==> flow/design.v <==
module PE(
    input           clk,
    input           rst_n,
    input           done,
    input [7:0]     west_in,
    input [7:0]     north_in,
    output reg [7:0]    east_out,
    output reg [7:0]    south_out,
    output reg [31:0]   result
);
reg [31:0] mult_res;
always @(negedge clk or negedge rst_n) begin
    if(!rst_n) begin
        east_out <= 8'b0;
        south_out <= 8'b0;
        result <= 32'b0;
        mult_res <= 32'b0;
    end
    else if(done) begin
        mult_res <= 32'b0;
        result <= 32'b0;
    end
    else begin
        mult_res <= west_in * north_in;
        result <= result + mult_res;
        east_out <= west_in;
        south_out <= north_in;
    end
end
endmodule
module TPU(
    clk,
    rst_n,
    in_valid,
    K,
    M,
    N,
    busy,
    A_wr_en,
    A_index,
    A_data_in,
    A_data_out,
    B_wr_en,
    B_index,
    B_data_in,
    B_data_out,
    C_wr_en,
    C_index,
    C_data_in,
    C_data_out
);
input               clk;
input               rst_n;
input               in_valid;
input [7:0]         K;
input [7:0]         M;
input [7:0]         N;
output reg          busy;
output reg          A_wr_en;
output reg [15:0]   A_index;
output reg [31:0]   A_data_in;
input      [31:0]   A_data_out;
output reg          B_wr_en;
output reg [15:0]   B_index;
output reg [31:0]   B_data_in;
input      [31:0]   B_data_out;
output reg          C_wr_en;
output reg [15:0]   C_index;
output reg [127:0]  C_data_in;
input      [127:0]  C_data_out;
integer i, j;
reg     done;
wire [7:0]      east_out[3:0][3:0];
wire [7:0]      south_out[3:0][3:0];
wire [127:0]    result[3:0];
reg [7:0]   A_data_reg [3:0][3:0];
reg [7:0]   B_data_reg [3:0][3:0];
reg [15:0]  counter;
reg [7:0]   K_reg, M_per_compute, M_reg, N_per_compute, N_reg;
reg [7:0]   M_div, M_mod, N_div, N_mod;
reg [7:0]   row_grp, col_grp;
PE P00(clk, rst_n, done, A_data_reg[0][0], B_data_reg[0][0], east_out[0][0], south_out[0][0], result[0][127:96]);
PE P01(clk, rst_n, done, east_out[0][0], B_data_reg[1][0], east_out[0][1], south_out[0][1], result[0][95:64]);
PE P02(clk, rst_n, done, east_out[0][1], B_data_reg[2][0], east_out[0][2], south_out[0][2], result[0][63:32]);
PE P03(clk, rst_n, done, east_out[0][2], B_data_reg[3][0], east_out[0][3], south_out[0][3], result[0][31:0]);
PE P10(clk, rst_n, done, A_data_reg[1][0], south_out[0][0], east_out[1][0], south_out[1][0], result[1][127:96]);
PE P11(clk, rst_n, done, east_out[1][0], south_out[0][1], east_out[1][1], south_out[1][1], result[1][95:64]);
PE P12(clk, rst_n, done, east_out[1][1], south_out[0][2], east_out[1][2], south_out[1][2], result[1][63:32]);
PE P13(clk, rst_n, done, east_out[1][2], south_out[0][3], east_out[1][3], south_out[1][3], result[1][31:0]);
PE P20(clk, rst_n, done, A_data_reg[2][0], south_out[1][0], east_out[2][0], south_out[2][0], result[2][127:96]);
PE P21(clk, rst_n, done, east_out[2][0], south_out[1][1], east_out[2][1], south_out[2][1], result[2][95:64]);
PE P22(clk, rst_n, done, east_out[2][1], south_out[1][2], east_out[2][2], south_out[2][2], result[2][63:32]);
PE P23(clk, rst_n, done, east_out[2][2], south_out[1][3], east_out[2][3], south_out[2][3], result[2][31:0]);
PE P30(clk, rst_n, done, A_data_reg[3][0], south_out[2][0], east_out[3][0], south_out[3][0], result[3][127:96]);
PE P31(clk, rst_n, done, east_out[3][0], south_out[2][1], east_out[3][1], south_out[3][1], result[3][95:64]);
PE P32(clk, rst_n, done, east_out[3][1], south_out[2][2], east_out[3][2], south_out[3][2], result[3][63:32]);
PE P33(clk, rst_n, done, east_out[3][2], south_out[2][3], east_out[3][3], south_out[3][3], result[3][31:0]);
always @ (posedge clk or negedge rst_n) begin
    if(!rst_n) begin
        busy <= 1'b0;
        done <= 1'b0;
        A_wr_en <= 1'b0;
        A_index <= 16'b0;
        A_data_in <= 32'b0;
        B_wr_en <= 1'b0;
        B_index <= 16'b0;
        B_data_in <= 32'b0;
        C_wr_en <= 1'b0;
        C_index <= 16'b0;
        C_data_in <= 128'b0;
        counter <= 16'b0;
        K_reg <= 8'b0;
        M_reg <= 8'b0;
        N_reg <= 8'b0;
        for(i=0; i<4; i=i+1) begin
            for(j=0; j<4; j=j+1) begin
                A_data_reg[i][j] <= 8'b0;
                B_data_reg[i][j] <= 8'b0;
            end
        end
    end
    else if(in_valid) begin
        busy <= 1'b1;
        done <= 1'b0;
        M_reg <= M;
        K_reg <= K;
        N_reg <= N;
        M_mod = M % 4;
        N_mod = N % 4;
        M_div = (M_mod == 0 ? M/4 : M/4 + 1);
        N_div = (N_mod == 0 ? N/4 : N/4 + 1);
        col_grp <= 8'b0;
        row_grp <= 8'b0;
    end
    else if(busy) begin
        done = 1'b0;
        N_per_compute = (col_grp+1 == N_div && N_mod != 0 ? N_mod : 4);
        M_per_compute = (row_grp+1 == M_div && M_mod != 0 ? M_mod : 4);
        for(i=0; i<4; i=i+1) begin
            A_data_reg[i][0] = A_data_reg[i][1];
            A_data_reg[i][1] = A_data_reg[i][2];
            A_data_reg[i][2] = A_data_reg[i][3];
            A_data_reg[i][3] = 8'b0;
            B_data_reg[i][0] = B_data_reg[i][1];
            B_data_reg[i][1] = B_data_reg[i][2];
            B_data_reg[i][2] = B_data_reg[i][3];
            B_data_reg[i][3] = 8'b0;
        end
        if(counter < K_reg) begin
            A_data_reg[0][0] = A_data_out[31: 24];
            A_data_reg[1][1] = A_data_out[23: 16];
            A_data_reg[2][2] = A_data_out[15: 8];
            A_data_reg[3][3] = A_data_out[7: 0];
            B_data_reg[0][0] = B_data_out[31: 24];
            B_data_reg[1][1] = B_data_out[23: 16];
            B_data_reg[2][2] = B_data_out[15: 8];
            B_data_reg[3][3] = B_data_out[7: 0];
        end
        if(counter < K_reg) begin
            A_index = A_index + 1;
            B_index = B_index + 1;
        end
        else begin
            A_index = (row_grp+1 == M_div ? 16'b0 : K_reg * (row_grp + 1));
            B_index = (row_grp+1 == M_div ? K_reg * (col_grp + 1) : K_reg * col_grp);
        end
        if(counter >= K_reg + N_per_compute) begin
            C_wr_en = 1'b1;
            C_index = col_grp * M_reg + row_grp * 4 + counter - K_reg - N_per_compute;
            C_data_in = result[counter - K_reg - N_per_compute];
        end
        else begin
            C_wr_en = 1'b0;
            C_index = 16'b0;
        end
        counter <= counter + 1;
        if(counter == K_reg + M_per_compute + N_per_compute) begin
            if(row_grp+1 == M_div && col_grp+1 == N_div) begin
                busy <= 1'b0;
                A_index = 16'b0;
                B_index = 16'b0;
            end
            else if(row_grp+1 < M_div) begin
                row_grp = row_grp + 1;
            end
            else if(row_grp+1 == M_div) begin
                col_grp = col_grp + 1;
                row_grp = 0;
            end
            done = 1'b1;
            counter <= 8'b0;
        end
    end
end
endmodule
* Tool chain data of TPU
What the tools print for TPU, step after step.
Lines are those of the file above, counted from 1.
Not given: n/a
- Top module :: TPU
- Clock port :: clk
- Standard-cell library :: sky130hd
- Timing corner :: tt_025C_1v80

* Elaborated design
Yosys after proc, flatten, opt, wreduce and memory -nomap, before mapping. Print and check cells are not counted. Equal cells are merged and count once.
- Bits in registers :: 1621
- Output and inout bits :: 244
- Elaborated cells :: 248
- $add $sub $neg :: 32
- Multiply operators :: 20
- Order comparisons :: 3
- Eq/ne operators :: 8
- Muxes and demuxes :: 73
- Bitwise gates (word level) :: 1
- Reduce/logical cells :: 17
** Operators with widths (number)
- 8-bit by 8-bit multiplier with 16-bit output :: 18
- 32-bit 2-to-1 mux :: 32
- 32-bit adder :: 16
- 128-bit case mux with 4-bit select :: 1
- 8-bit by 9-bit multiplier with 16-bit output :: 2
- 16-bit 2-to-1 mux :: 10
- 8-bit 2-to-1 mux :: 18
- 16-bit by 1-bit adder with 16-bit output (second input constant) :: 3
- 8-bit by 1-bit adder with 9-bit output (second input constant) :: 2
- 8-bit by 3-bit adder with 9-bit output :: 2
- 9-bit by 7-bit equality test with 1-bit output :: 2
- 16-bit by 10-bit adder with 16-bit output :: 1
- 16-bit by 10-bit equality test with 1-bit output :: 1
- 16-bit adder :: 1
- 16-bit by 3-bit subtractor with 16-bit output :: 1
- 16-bit by 8-bit subtractor with 16-bit output :: 1
- 16-bit by 8-bit less-than comparator with 1-bit output :: 1
- 16-bit by 9-bit >= comparator with 1-bit output :: 1
- 8-bit logical NOT :: 2
- 8-bit nonzero test :: 2
- 6-bit by 1-bit adder with 7-bit output (second input constant) :: 2
- 6-bit 2-to-1 mux :: 2
- 9-bit by 3-bit adder with 10-bit output :: 1
- 9-bit by 7-bit less-than comparator with 1-bit output :: 1
- 1-bit 2-to-1 mux :: 8
- 2-bit nonzero test :: 3
- 6-bit AND reduction :: 1
- 3-bit 2-to-1 mux :: 2
Other operator kinds: 11; their cells: 17.

* Longest topological paths
Yosys ltp: most cells in a row. Word level: on the elaborated netlist, between registers, memories and ports. Mapped: between sequential cells and ports; inverters and the memories' decode and read muxes count.
- Word-level depth :: 10
- ABC_AREA :: 0
- Depth in mapped cells :: 26
- Mapped depth without buffers :: 26

* Synthesis result
The flow's flattened synthesis, as Yosys stat reports it; memories are mapped. The netlist is that of the ABC_AREA named above (0 if unset); the other value can give another one.
Totals and module areas in this step are rounded.
- Standard cells after synthesis :: 11148
- Cell area after synthesis :: 109000 um2
- Area of sequential cells :: 34330 um2
- Flip-flop cells :: 1365
- Buffer cells :: 541
** Cell types
- sky130_fd_sc_hd__dfrtn_1 :: number 960, area in all 2.4E+04 um2
- sky130_fd_sc_hd__fa_1 :: number 787, area in all 1.58E+04 um2
- sky130_fd_sc_hd__ha_1 :: number 1025, area in all 12824.8 um2
- sky130_fd_sc_hd__dfrtp_1 :: number 371, area in all 9.28E+03 um2
- sky130_fd_sc_hd__nand2_1 :: number 1393, area in all 5.23E+03 um2
- sky130_fd_sc_hd__mux2_2 :: number 385, area in all 4.34E+03 um2
- sky130_fd_sc_hd__inv_1 :: number 1143, area in all 4.29E+03 um2
- sky130_fd_sc_hd__and2_1 :: number 635, area in all 3972.56 um2
- sky130_fd_sc_hd__nor2_1 :: number 792, area in all 2.97E+03 um2
- sky130_fd_sc_hd__mux4_2 :: number 128, area in all 2.88E+03 um2
- sky130_fd_sc_hd__xnor2_1 :: number 324, area in all 2.84E+03 um2
- sky130_fd_sc_hd__xor2_1 :: number 274, area in all 2.4E+03 um2
- sky130_fd_sc_hd__a21oi_1 :: number 373, area in all 1866.79 um2
- sky130_fd_sc_hd__clkbuf_1 :: number 436, area in all 1636.57 um2
- sky130_fd_sc_hd__o21ai_0 :: number 327, area in all 1636.57 um2
- sky130_fd_sc_hd__a21o_1 :: number 188, area in all 1.41E+03 um2
- sky130_fd_sc_hd__nor2b_1 :: number 216, area in all 1.35E+03 um2
- sky130_fd_sc_hd__edfxtp_1 :: number 34, area in all 1.02E+03 um2
Not listed: further types 77, cells in them 1357.
The figures by module come from a second, unflattened synthesis with its own total; it is not the netlist above.
- Cell total of the unflattened synthesis :: 12922
- Area total of the unflattened synthesis :: 121500 um2
Rows give one instance, submodules left out.
** Modules
- PE :: times used 16, cells 570, area 5529 um2
- TPU :: times used 1, cells 3802, area 33020 um2

==> results <==
Settings and measured results of 4 stored flow runs for module TPU (sky130hd), not sorted in any way. The constraints put input and output delay at 20% of the set period each and load the outputs with 0.01 pF.
By "total power after layout" is meant OpenSTA's value without simulated activity: inputs other than the clock are taken to toggle once in ten clock periods, and the tool carries that through the logic.
Values from the reports are rounded here.

** Run 1
- Settings :: CAP_MARGIN=5; CELL_PAD_IN_SITES_GLOBAL_PLACEMENT=2; CORE_UTILIZATION=38; MIN_ROUTING_LAYER=met1; PLACE_DENSITY=0.45; SLEW_MARGIN=40; TNS_END_PERCENT=20; period_ns=6.76; CORE_MARGIN=2
- Total power after layout :: 56.46 mW
- Lowest hold slack :: 0.463 ns
- Cell area after synthesis :: 109000 um2
- Summed negative setup slack :: -40.99 ns
- Worst setup slack after layout :: -0.995 ns
- Utilization after layout :: 0.443
- Overall die area :: 291200 um2

** Run 2
- Settings :: CAP_MARGIN=35; CELL_PAD_IN_SITES_DETAIL_PLACEMENT=0; CORE_ASPECT_RATIO=0.6; CORE_UTILIZATION=64; CTS_CLUSTER_DIAMETER=369; GPL_ROUTABILITY_DRIVEN=0; HOLD_SLACK_MARGIN=0.0; SLEW_MARGIN=20; period_ns=10.0; CORE_MARGIN=2
- Utilization after layout :: 0.703
- Cell area after synthesis :: 109000 um2
- Overall die area :: 173800 um2
- Lowest hold slack :: 0.468 ns
- Total power after layout :: 35.37 mW
- Worst setup slack after layout :: 0.218 ns
- Summed negative setup slack :: 0.000 ns

** Run 3
- Settings :: CAP_MARGIN=30; CELL_PAD_IN_SITES_DETAIL_PLACEMENT=0; CELL_PAD_IN_SITES_GLOBAL_PLACEMENT=3; CORE_MARGIN=4; CORE_UTILIZATION=54; period_ns=5.97; SLEW_MARGIN=20
- Outcome :: incomplete, placement halted on GPL-0301

** Run 4
- Settings :: CELL_PAD_IN_SITES_GLOBAL_PLACEMENT=1; CORE_ASPECT_RATIO=1.78; GPL_ROUTABILITY_DRIVEN=0; GPL_TIMING_DRIVEN=0; period_ns=10.0; CAP_MARGIN=20; CORE_MARGIN=2; CORE_UTILIZATION=40; SLEW_MARGIN=20
- Overall die area :: 276900 um2
- Cell area after synthesis :: 109000 um2
- Total power after layout :: 36.51 mW
- Lowest hold slack :: 0.465 ns
- Summed negative setup slack :: 0.000 ns
- Utilization after layout :: 0.453
- Worst setup slack after layout :: 0.124 ns
